==> flow/design.v <==
module cntwithen #(
    parameter BITWIDTH = 4  
) (
    input wire iClk,  
    input wire iRstN,  
    input wire iEn, 
    input wire iClr, 
    output reg [BITWIDTH - 1:0] oCnt
);
    always@(posedge iClk or negedge iRstN) begin
        if(~iRstN) begin
            oCnt <= 0;
        end else begin
            if(iClr) begin
                oCnt <= 0;
            end else begin
                oCnt <= oCnt + iEn;
            end
        end
    end
endmodule
module lsz # (
    parameter BITWIDTH = 4,
    parameter LOGBITWIDTH = $clog2(BITWIDTH)  
) (
    input wire [BITWIDTH - 1: 0] iGrey,  
    output wire [BITWIDTH - 1: 0] oOneHot,  
    output reg [LOGBITWIDTH - 1: 0] lszIdx  
);
    wire [BITWIDTH - 1: 0] tc;  
    genvar i;
    assign tc[0] = ~iGrey[0]; 
    generate 
        for (i = 1; i < BITWIDTH; i = i + 1) begin
            assign tc[i] = tc[i - 1] | ~iGrey[i];
        end
    endgenerate
    genvar j;
    assign oOneHot[0] = tc[0];
    generate 
        for(j = 1; j < BITWIDTH; j = j + 1) begin
            assign oOneHot[j] = tc[j - 1] ^ tc[j];
        end
    endgenerate
    always@(*) begin
        case(oOneHot)
            'd1 : lszIdx = 'd0;
            'd2 : lszIdx = 'd1;
            'd4 : lszIdx = 'd2;
            'd8 : lszIdx = 'd3;
            'd16 : lszIdx = 'd4;
            'd32 : lszIdx = 'd5;
            'd64 : lszIdx = 'd6;
            'd128 : lszIdx = 'd7;
            'd256 : lszIdx = 'd8;
            'd512 : lszIdx = 'd9;
            default : lszIdx = 'd0;
        endcase
    end
endmodule
module sobolrng_core #(
    parameter BITWIDTH = 8
) (
    input wire iClk,  
    input wire iRstN,  
    input wire iEn,
    input wire iClr,
    input wire [BITWIDTH - 1: 0] iOneHot,  
    input wire [BITWIDTH*BITWIDTH - 1: 0] dirVec,
    output reg [BITWIDTH - 1: 0] oRand  
);
    wire [BITWIDTH * BITWIDTH - 1: 0] orVec;
    wire [BITWIDTH - 1: 0] vec;
    assign orVec[BITWIDTH - 1: 0] = iOneHot[0] ? dirVec[BITWIDTH - 1: 0] : 0;
    genvar i;
    generate 
        for(i = 1; i < BITWIDTH; i = i + 1) begin
            assign orVec[(i+1)*BITWIDTH-1:i*BITWIDTH] = orVec[i*BITWIDTH-1:(i-1)*BITWIDTH] | (iOneHot[i] ? dirVec[(i+1)*BITWIDTH-1 : i*BITWIDTH] : 0);
        end
    endgenerate
    assign vec = orVec[BITWIDTH*BITWIDTH - 1: (BITWIDTH-1)*BITWIDTH];
    always@(posedge iClk or negedge iRstN) begin
        if(~iRstN) begin
            oRand <= 0;
        end else begin
            if(iClr) begin
                oRand <= 0;
            end else begin
                if(iEn) begin
                    oRand <= oRand ^ vec;
                end else begin 
                    oRand <= oRand;
                end 
            end 
        end
    end
endmodule
module sobolrng #(
    parameter BITWIDTH = 8
) (
    input wire iClk,  
    input wire iRstN,  
    input wire iEn, 
    input wire iClr, 
    output wire [BITWIDTH - 1: 0] sobolseq
);
    wire [BITWIDTH - 1: 0] cntNum;
    wire [BITWIDTH - 1: 0] oneHot;
    wire [BITWIDTH*BITWIDTH - 1: 0] dirVec;
    cntwithen #(
        .BITWIDTH(BITWIDTH)
    ) u_cntwithen (
        .iClk(iClk),
        .iRstN(iRstN),
        .iEn(iEn),
        .iClr(iClr),
        .oCnt(cntNum)
    );
    lsz #(
        .BITWIDTH(BITWIDTH)
    ) u_lsz (
        .iGrey(cntNum),
        .oOneHot(oneHot),
        .lszIdx()
    );
        assign dirVec[1*BITWIDTH-1 : 0*BITWIDTH] = 'd128;
        assign dirVec[2*BITWIDTH-1 : 1*BITWIDTH] = 'd64;
        assign dirVec[3*BITWIDTH-1 : 2*BITWIDTH] = 'd32;
        assign dirVec[4*BITWIDTH-1 : 3*BITWIDTH] = 'd16;
        assign dirVec[5*BITWIDTH-1 : 4*BITWIDTH] = 'd8;
        assign dirVec[6*BITWIDTH-1 : 5*BITWIDTH] = 'd4;
        assign dirVec[7*BITWIDTH-1 : 6*BITWIDTH] = 'd2;
        assign dirVec[8*BITWIDTH-1 : 7*BITWIDTH] = 'd1;
    sobolrng_core #(
        .BITWIDTH(BITWIDTH)
    ) u_sobolrng_core (
        .iClk(iClk),
        .iRstN(iRstN),
        .iEn(iEn),
        .iClr(iClr),
        .iOneHot(oneHot),
        .dirVec(dirVec),
        .oRand(sobolseq)
    );
endmodule
module parallelcnt (
    input wire iClk,
    input wire iRstN,
    input wire iA,
    input wire iB,
    output wire [1:0] oC
);
    assign oC = iA + iB;
endmodule
module uSADD #(
    parameter BINPUT = 2
) (
    input wire iClk,
    input wire iRstN, 
    input wire iA,
    input wire iB,
    output wire oC
);
    wire [BINPUT-1:0] PCout;
    reg [1:0] acc;
    parallelcnt u_parallelcnt (
        .iClk(iClk),
        .iRstN(iRstN),
        .iA(iA),
        .iB(iB),
        .oC(PCout)
    );
    always@(posedge iClk or negedge iRstN) begin
        if(~iRstN) begin
            acc <= 0;
        end else begin
            acc <= acc[0] + PCout;
        end
    end
    assign oC = acc[1];
endmodule
module uSSUB #(
    parameter BINPUT = 2
) (
    input wire iClk,
    input wire iRstN, 
    input wire iA,
    input wire iB,
    output wire oC
);
    wire [BINPUT-1:0] PCout;
    reg [1:0] acc;
    parallelcnt u_parallelcnt (
        .iClk(iClk),
        .iRstN(iRstN),
        .iA(iA),
        .iB(~iB),
        .oC(PCout)
    );
    always@(posedge iClk or negedge iRstN) begin
        if(~iRstN) begin
            acc <= 0;
        end else begin
            acc <= acc[0] + PCout;
        end
    end
    assign oC = acc[1];
endmodule
module uMUL_bi #(
    parameter BITWIDTH = 8
) (
    input wire iClk,
    input wire iRstN,
    input wire iA,
    input wire [BITWIDTH - 1: 0] iB,
    input wire loadB,
    input wire iClr,
    output reg oMult
);
    reg [BITWIDTH-1:0] iB_buff;  
    wire [BITWIDTH-1:0] sobolseqIn;
    wire [BITWIDTH-1:0] sobolseq;
    wire andTop;
    wire andBot;
    wire iA_inv = ~iA;
    always@(posedge iClk or negedge iRstN) begin
        if(~iRstN) begin
            iB_buff <= 0;
        end else begin
            if(loadB) begin
                iB_buff <= iB;
            end else begin
                iB_buff <= iB_buff;
            end
        end
    end
    sobolrng #(
        .BITWIDTH(BITWIDTH)
    ) u_sobolrngTop (
        .iClk(iClk),
        .iRstN(iRstN),
        .iEn(iA_inv), 
        .iClr(iClr),
        .sobolseq(sobolseqIn)
    );
    sobolrng #(
        .BITWIDTH(BITWIDTH)
    ) u_sobolrngBot (
        .iClk(iClk),
        .iRstN(iRstN),
        .iEn(iA), 
        .iClr(iClr),
        .sobolseq(sobolseq)
    );
    assign andTop = iA_inv & ~(iB_buff > sobolseqIn);
    assign andBot = iA & (iB_buff > sobolseq);
    always@(*) begin
        oMult <= andTop | andBot;
    end
endmodule
module uButterfly #(
    parameter BITWIDTH = 8,
              BINPUT = 2
) (
    input wire iClk,
    input wire iRstN,
    input wire loadW,
    input wire iClr,
    input wire iReal0,
    input wire iImg0,
    input wire iReal1,
    input wire iImg1,
    input wire [BITWIDTH-1:0] iwReal,
    input wire [BITWIDTH-1:0] iwImg,
    output wire oReal0,
    output wire oImg0,
    output wire oReal1,
    output wire oImg1
);
    wire eq_Real1_x_wReal;
    wire eq_Real1_x_wImg;
    wire eq_Img1_x_wReal;
    wire eq_Img1_x_wImg;
    wire scalerReal0;
    wire scalerImg0;
    wire real_eq;
    wire img_eq;
    reg biZero;
    always@(posedge iClk or negedge iRstN) begin
        if(~iRstN) begin 
            biZero <= 0;
        end else begin
            biZero <= ~biZero;
        end
    end
    uMUL_bi #(
        .BITWIDTH(BITWIDTH)
    )u_uMUL_bi_Real1_x_wReal (
        .iClk(iClk),
        .iRstN(iRstN),
        .iA(iReal1),
        .iB(iwReal),
        .loadB(loadW),
        .iClr(iClr),
        .oMult(eq_Real1_x_wReal)
    );
    uMUL_bi #(
        .BITWIDTH(BITWIDTH)
    ) u_uMUL_bi_Real1_x_wImg (
        .iClk(iClk),
        .iRstN(iRstN),
        .iA(iReal1),
        .iB(iwImg),
        .loadB(loadW),
        .iClr(iClr),
        .oMult(eq_Real1_x_wImg)
    );
    uMUL_bi #(
        .BITWIDTH(BITWIDTH)
    ) u_uMUL_bi_Img1_x_wReal (
        .iClk(iClk),
        .iRstN(iRstN),
        .iA(iImg1),
        .iB(iwReal),
        .loadB(loadW),
        .iClr(iClr),
        .oMult(eq_Img1_x_wReal)
    );
    uMUL_bi #(
        .BITWIDTH(BITWIDTH)
    ) u_uMUL_bi_Img1_x_wImg (
        .iClk(iClk),
        .iRstN(iRstN),
        .iA(iImg1),
        .iB(iwImg),
        .loadB(loadW),
        .iClr(iClr),
        .oMult(eq_Img1_x_wImg)
    );
    uSSUB #(
        .BINPUT(BINPUT)
    ) u_uSSUB_realeq (
        .iClk(iClk),
        .iRstN(iRstN),
        .iA(eq_Real1_x_wReal),
        .iB(eq_Img1_x_wImg),
        .oC(real_eq)
    );
    uSADD #(
        .BINPUT(BINPUT)
    ) u_uSADD_imgeq (
        .iClk(iClk),
        .iRstN(iRstN),
        .iA(eq_Real1_x_wImg),
        .iB(eq_Img1_x_wReal),
        .oC(img_eq) 
    );
    uSADD #(
        .BINPUT(BINPUT)
    ) u_uSADD_scalerReal (
        .iClk(iClk),
        .iRstN(iRstN),
        .iA(iReal0),
        .iB(biZero),
        .oC(scalerReal0)
    );
    uSADD #(
        .BINPUT(BINPUT)
    ) uSADD_scalerImg (
        .iClk(iClk),
        .iRstN(iRstN),
        .iA(iImg0),
        .iB(biZero),
        .oC(scalerImg0)
    );
    uSADD #(
        .BINPUT(BINPUT)
    ) u_uSADD_oReal0 (
        .iClk(iClk),
        .iRstN(iRstN),
        .iA(scalerReal0),
        .iB(real_eq),
        .oC(oReal0) 
    );
    uSADD #(
        .BINPUT(BINPUT)
    ) u_uSADD_oImg0 (
        .iClk(iClk),
        .iRstN(iRstN),
        .iA(scalerImg0),
        .iB(img_eq),
        .oC(oImg0) 
    );
    uSSUB #(
        .BINPUT(BINPUT)
    ) u_uSSUB_oReal1 (
        .iClk(iClk),
        .iRstN(iRstN),
        .iA(scalerReal0),
        .iB(real_eq),
        .oC(oReal1) 
    );
    uSSUB #(
        .BINPUT(BINPUT)
    ) u_uSSUB_oImg1 (
        .iClk(iClk),
        .iRstN(iRstN),
        .iA(scalerImg0),
        .iB(img_eq),
        .oC(oImg1) 
    );
endmodule
module uSFFT #(
    parameter BITWIDTH = 8,
    parameter BINPUT = 2
) (
    input wire iClk,
    input wire iRstN,
    input wire loadW,
    input wire iClr,
    input wire iAReal0,
    input wire iAImg0,
    input wire iAReal1,
    input wire iAImg1,
    input wire iBReal0,
    input wire iBImg0,
    input wire iBReal1,
    input wire iBImg1,
    input wire [BITWIDTH-1:0] iwReal,
    input wire [BITWIDTH-1:0] iwImg,
    output wire oCReal0,
    output wire oCImg0,
    output wire oCReal1,
    output wire oCImg1,
    output wire oDReal0,
    output wire oDImg0,
    output wire oDReal1,
    output wire oDImg1
);
    wire mid1_Real0;
    wire mid1_Img0;
    wire mid1_Real1;
    wire mid1_Img1;
    wire mid2_Real0;
    wire mid2_Img0;
    wire mid2_Real1;
    wire mid2_Img1;
    uButterfly #(
        .BITWIDTH(BITWIDTH),
        .BINPUT(BINPUT)
    ) u_uButterfly_in1 (
        .iClk(iClk),
        .iRstN(iRstN),
        .loadW(loadW),
        .iClr(iClr),
        .iReal0(iAReal0),
        .iImg0(iAImg0),
        .iReal1(iAReal1),
        .iImg1(iAImg1),
        .iwReal(iwReal),
        .iwImg(iwImg),
        .oReal0(mid1_Real0),
        .oImg0(mid1_Img0),
        .oReal1(mid1_Real1),
        .oImg1(mid1_Img1)
    );
    uButterfly #(
        .BITWIDTH(BITWIDTH),
        .BINPUT(BINPUT)
    ) u_uButterfly_in2 (
        .iClk(iClk),
        .iRstN(iRstN),
        .loadW(loadW),
        .iClr(iClr),
        .iReal0(iBReal0),
        .iImg0(iBImg0),
        .iReal1(iBReal1),
        .iImg1(iBImg1),
        .iwReal(iwReal),
        .iwImg(iwImg),
        .oReal0(mid2_Real0),
        .oImg0(mid2_Img0),
        .oReal1(mid2_Real1),
        .oImg1(mid2_Img1)
    );
    uButterfly #(
        .BITWIDTH(BITWIDTH),
        .BINPUT(BINPUT)
    ) u_uButterfly_out13 (
        .iClk(iClk),
        .iRstN(iRstN),
        .loadW(loadW),
        .iClr(iClr),
        .iReal0(mid1_Real0),
        .iImg0(mid1_Img0),
        .iReal1(mid2_Real0),
        .iImg1(mid2_Img0),
        .iwReal(iwReal),
        .iwImg(iwImg),
        .oReal0(oCReal0),
        .oImg0(oCImg0),
        .oReal1(oCReal1),
        .oImg1(oCImg1)
    );
    uButterfly #(
        .BITWIDTH(BITWIDTH),
        .BINPUT(BINPUT)
    ) u_uButterfly_out24 (
        .iClk(iClk),
        .iRstN(iRstN),
        .loadW(loadW),
        .iClr(iClr),
        .iReal0(mid1_Real1),
        .iImg0(mid1_Img1),
        .iReal1(mid2_Real1),
        .iImg1(mid2_Img1),
        .iwReal(iwReal),
        .iwImg(iwImg),
        .oReal0(oDReal0),
        .oImg0(oDImg0),
        .oReal1(oDReal1),
        .oImg1(oDImg1)
    );
endmodule
# Step by step through the tools: uSFFT
# The steps from the RTL of uSFFT to its reports follow in flow order.
# Lines are those of the file above, counted from 1.
# Operators: Yosys type, input widths -> output width; for muxes data width and select width s.
# Library cell names are shortened.
# A cell with - has no value.
[design]
top = "uSFFT"
clock = "iClk"
lib = "sky130hd"
pvt_corner = "tt_025C_1v80"

# Elaborated design
# Yosys after proc, flatten, opt, wreduce and memory -nomap, before mapping. Memory bits, and registers merged into a memory's read port (data or address), are not among the register bits. Print and check cells are not counted. Equal cells are merged and count once.
[op_classes]
addsub = 96
n_cmp = 32
eq_ne = 8
muxes = 352
bitwise = 1048
reduce_and_logical = 8
[op_table]
columns = ["operator", "count"]
rows = [
  ["$mux 8", 128],
  ["$not 1->1", 296],
  ["$add 8x1->8", 32],
  ["$or 8x1->8", 32],
  ["$or 8x2->8", 32],
  ["$or 8x3->8", 32],
  ["$or 8x4->8", 32],
  ["$or 8x5->8", 32],
  ["$or 8x6->8", 32],
  ["$or 8x7->8", 32],
  ["$gt 8x8->1", 32],
  ["$xor 8x8->8", 32],
  ["$or 1x1->1", 240],
  ["$xor 1x1->1", 224],
  ["$mux 7", 32],
  ["$mux 6", 32],
  ["$mux 5", 32],
  ["$mux 4", 32],
  ["$mux 3", 32],
  ["$add 1x1->2", 32],
  ["$add 1x2->2", 32],
  ["$mux 2", 32],
  ["$and 1x1->1", 32],
  ["$mux 1", 32],
  ["$ne 2x2->1 const B", 8],
  ["$reduce_bool 2->1", 8],
]
[word_totals]
ff_bits = 596

# Logic depth
# Longest topological path by Yosys (ltp), each cell counted once; first at word level (registers and memories cut), then after technology mapping (sequential cells cut; the memories' decode and read muxes count).
[depth]
ltp_word = 14
abc_area = 0
depth_mapped = 9
depth_no_buf = 9

# Netlist
# The flow's flattened synthesis, as Yosys stat reports it; memories are mapped. The netlist is that of the ABC_AREA named above (0 if unset); the other value can give another one.
[synth_totals]
cells = 3219
mapped_area_um2 = 32471.1
sequential_area_um2 = 14914.3
ff_cells = 596
n_buf = 76
[by_type]
columns = ["cell", "count", "type_area_um2"]
rows = [
  ["dfrtp_1", 596, 1.49E+04],
  ["ha_1", 320, 4003.84],
  ["xnor2_1", 212, 1.86E+03],
  ["nor2_1", 336, 1261.21],
  ["inv_1", 287, 1.08E+03],
  ["a21oi_1", 197, 985.946],
  ["or3_1", 142, 888.352],
  ["o21ai_0", 169, 845.811],
  ["xor2_1", 95, 832.048],
  ["fa_1", 32, 640.614],
  ["nor2b_1", 102, 638.112],
  ["nand4_1", 87, 544.272],
  ["nor3b_1", 72, 540.518],
  ["nand3_1", 102, 510.49],
  ["nand2_1", 101, 379.114],
  ["nor3_1", 68, 340.326],
  ["o211ai_1", 31, 232.723],
  ["clkbuf_1", 61, 228.97],
]
# Other cell types: 31; their cells: 209.
# The figures by module come from a second, unflattened synthesis with its own total; it is not the netlist above.
[hier_totals]
hier_cells = 5748
area_unflattened_um2 = 53951.7
# Each row is one instance without its submodules.
[modules]
columns = ["module", "n_inst", "n_cells", "mod_area_um2", "mod_seq_area_um2"]
rows = [
  ["sobolrng_core (BITWIDTH=8)", 32, 82, 759.5, 200.2],
  ["cntwithen (BITWIDTH=8)", 32, 34, 364.1, 200.2],
  ["uMUL_bi (BITWIDTH=8)", 16, 74, 694.4, 200.2],
  ["lsz (BITWIDTH=8)", 32, 19, 118.9, 0.0],
  ["uSADD (BINPUT=2)", 20, 4, 71.3, 50.0],
  ["uSSUB (BINPUT=2)", 12, 5, 75.1, 50.0],
  ["parallelcnt", 32, 1, 12.5, 0.0],
  ["sobolrng (BITWIDTH=8)", 32, 2, 7.5, 0.0],
  ["uButterfly", 4, 2, 28.8, 25.0],
  ["uSFFT", 1, 0, 0.0, 0.0],
]

# Worst setup path after synthesis
# Source: OpenSTA report_checks on the synthesized netlist (no wires, ideal clock, input and output delay 20% of the period each), path of least setup slack; recovery checks are left aside. Register names are those of the netlist, which keeps one name where synthesis merged equal registers.
[synth_path]
kind = "reg-to-reg"
from = "register (no name shown)"
to = "register u_uButterfly_out13.u_uSSUB_realeq.acc[0]"
tclk_ns = 4.0
t_first_pin_ns = 0.000
arrival_time_ns = 2.473
required_ns = 3.886
slack_ns = 1.413
path_delay_ns = 2.587
stages = 8
path_buffers = 0
period_less_setup_slack_ns = 2.587
# "path_delay_ns" is the arrival time less input delay plus setup time.
# "stages": output pins that drive a net of the path, with the launching flip-flop's if there is one; two outputs of one cell count as two.
# "period_less_setup_slack_ns" is the clock period less the worst setup slack; recovery checks do not enter. This is arithmetic on one report: input and output delays are still those of the set period (20% each).
# The rows between start and end are the longest chain of elaborated cells between them; the timing report does not say that the signal goes this way. Where chains are equally long, one stands for them.
# A line is the first line of the expression or statement that the cell stems from. Yosys adds cells for indexed reads and writes and turns some case tables into memories.
[synth_between]
cell_sequence = "dfrtp_1 -> ha_1 -> a211oi_1 -> nor2_1 -> o221a_2 -> or4_1 -> fa_1 -> inv_1"
elab_chain_cells = 7
cells_between = 9
cone_classes = "add/sub: 2; compare: 2; logic: 5"
[synth_lines]
columns = ["item", "line_no", "rtl"]
rows = [
  ["$gt 8x8->1", 255, "assign andTop = iA_inv & ~(iB_buff > sobolseqIn);"],
  ["$not 1->1", 255, ""],
  ["$and 1x1->1", 255, ""],
  ["$or 1x1->1", 258, "oMult <= andTop | andBot;"],
  ["$not 1->1", 197, ".iB(~iB),"],
  ["$add 1x1->2", 153, "assign oC = iA + iB;"],
  ["$add 1x2->2", 204, "acc <= acc[0] + PCout;"],
  ["end, assigned", 202, "acc <= 0;"],
  ["end, assigned", 204, ""],
  ["end, declared", 192, "reg [1:0] acc;"],
]

# Path in the finished layout
# Path of least setup slack in the final report of run B (OpenROAD, finished layout, wires in). Where an end is a register, its clock arrival counts in the times.
[layout_path]
kind = "reg-to-reg"
from = "register (no name shown)"
to = "register u_uButterfly_out13.u_uSSUB_realeq.acc[0]"
tclk_ns = 4.0
t_first_pin_ns = 0.62
arrival_time_ns = 3.91
required_ns = 4.56
slack_ns = 0.64
stages = 8
path_buffers = 0
# The rows between start and end are the longest chain of elaborated cells between them; the timing report does not say that the signal goes this way. Where chains are equally long, one stands for them.
[layout_between]
cell_sequence = "dfrtp_2 -> ha_1 -> a21o_1 -> a21o_1 -> a2111oi_0 -> or4_1 -> fa_1 -> inv_1"
elab_chain_cells = 7
cells_between = 9
cone_classes = "add/sub: 2; compare: 2; logic: 5"
[layout_lines]
columns = ["item", "line_no", "rtl"]
rows = [
  ["$gt 8x8->1", 255, "assign andTop = iA_inv & ~(iB_buff > sobolseqIn);"],
  ["$not 1->1", 255, ""],
  ["$and 1x1->1", 255, ""],
  ["$or 1x1->1", 258, "oMult <= andTop | andBot;"],
  ["$not 1->1", 197, ".iB(~iB),"],
  ["$add 1x1->2", 153, "assign oC = iA + iB;"],
  ["$add 1x2->2", 204, "acc <= acc[0] + PCout;"],
  ["end, assigned", 202, "acc <= 0;"],
  ["end, assigned", 204, ""],
  ["end, declared", 192, "reg [1:0] acc;"],
]

# Design uSFFT on sky130hd. What follows are 3 stored runs of the flow, each under its own settings; their order means nothing. The constraints put input and output delay at 20% of the set period each and load the outputs with 0.01 pF.
# "period_reached_ns": clock period set for the run, less the worst setup slack. It is reckoned from that one timing run; input and output delays stay at 20% of the period that was set.
# By "worst_path_allowed_less_slack_ns" is meant the share of the clock period that the worst setup path is allowed (20% is reserved at inputs, 20% at outputs), minus its slack. Clock arrival times at its registers enter into it.
# By "design_power_mw" is meant OpenSTA's value without simulated activity: inputs other than the clock are taken to toggle once in ten clock periods, and the tool carries that through the logic.

[[run]]
name = "run A"
[run.settings]
CAP_MARGIN = 35
CELL_PAD_IN_SITES_GLOBAL_PLACEMENT = 3
CORE_MARGIN = 6
CORE_UTILIZATION = 58
CTS_CLUSTER_DIAMETER = 303
CTS_CLUSTER_SIZE = 40
MIN_ROUTING_LAYER = "met2"
PLACE_DENSITY_LB_ADDON = 0.07
SETUP_SLACK_MARGIN = 0.32
period_ns = 1.88
SLEW_MARGIN = 20
[run.results]
outcome = "did not finish, placement stopped with FLW-0024"

[[run]]
name = "run B"
[run.settings]
CAP_MARGIN = 30
CORE_UTILIZATION = 53
CTS_CLUSTER_SIZE = 93
GPL_TIMING_DRIVEN = 0
MIN_ROUTING_LAYER = "met2"
PLACE_DENSITY = 0.55
SLEW_MARGIN = 35
TNS_END_PERCENT = 60
period_ns = 4.0
CORE_MARGIN = 2
[run.results]
timing.setup.ws_ns = 0.642
die_footprint_um2 = 63262.3
stdcell_area_um2 = 36488.7
finalUtil_pct = 60.3
design_power_mw = 17.382
synth_area_um2 = 32471.1
tns_ns = 0.000
worst_path_allowed_less_slack_ns = 3.36
critical_path_type = "reg-to-reg"
period_reached_ns = 3.358
hold_worst_slack_ns = 0.479

[[run]]
name = "run C"
[run.settings]
period_ns = 2.84
CAP_MARGIN = 20
CORE_MARGIN = 2
CORE_UTILIZATION = 40
SLEW_MARGIN = 20
[run.results]
die_footprint_um2 = 83471.9
stdcell_area_um2 = 36945.4
hold_worst_slack_ns = 0.352
tns_ns = 0.000
worst_path_allowed_less_slack_ns = 2.72
critical_path_type = "reg-to-reg"
period_reached_ns = 2.716
synth_area_um2 = 32471.1
finalUtil_pct = 45.9
design_power_mw = 23.958
timing.setup.ws_ns = 0.124
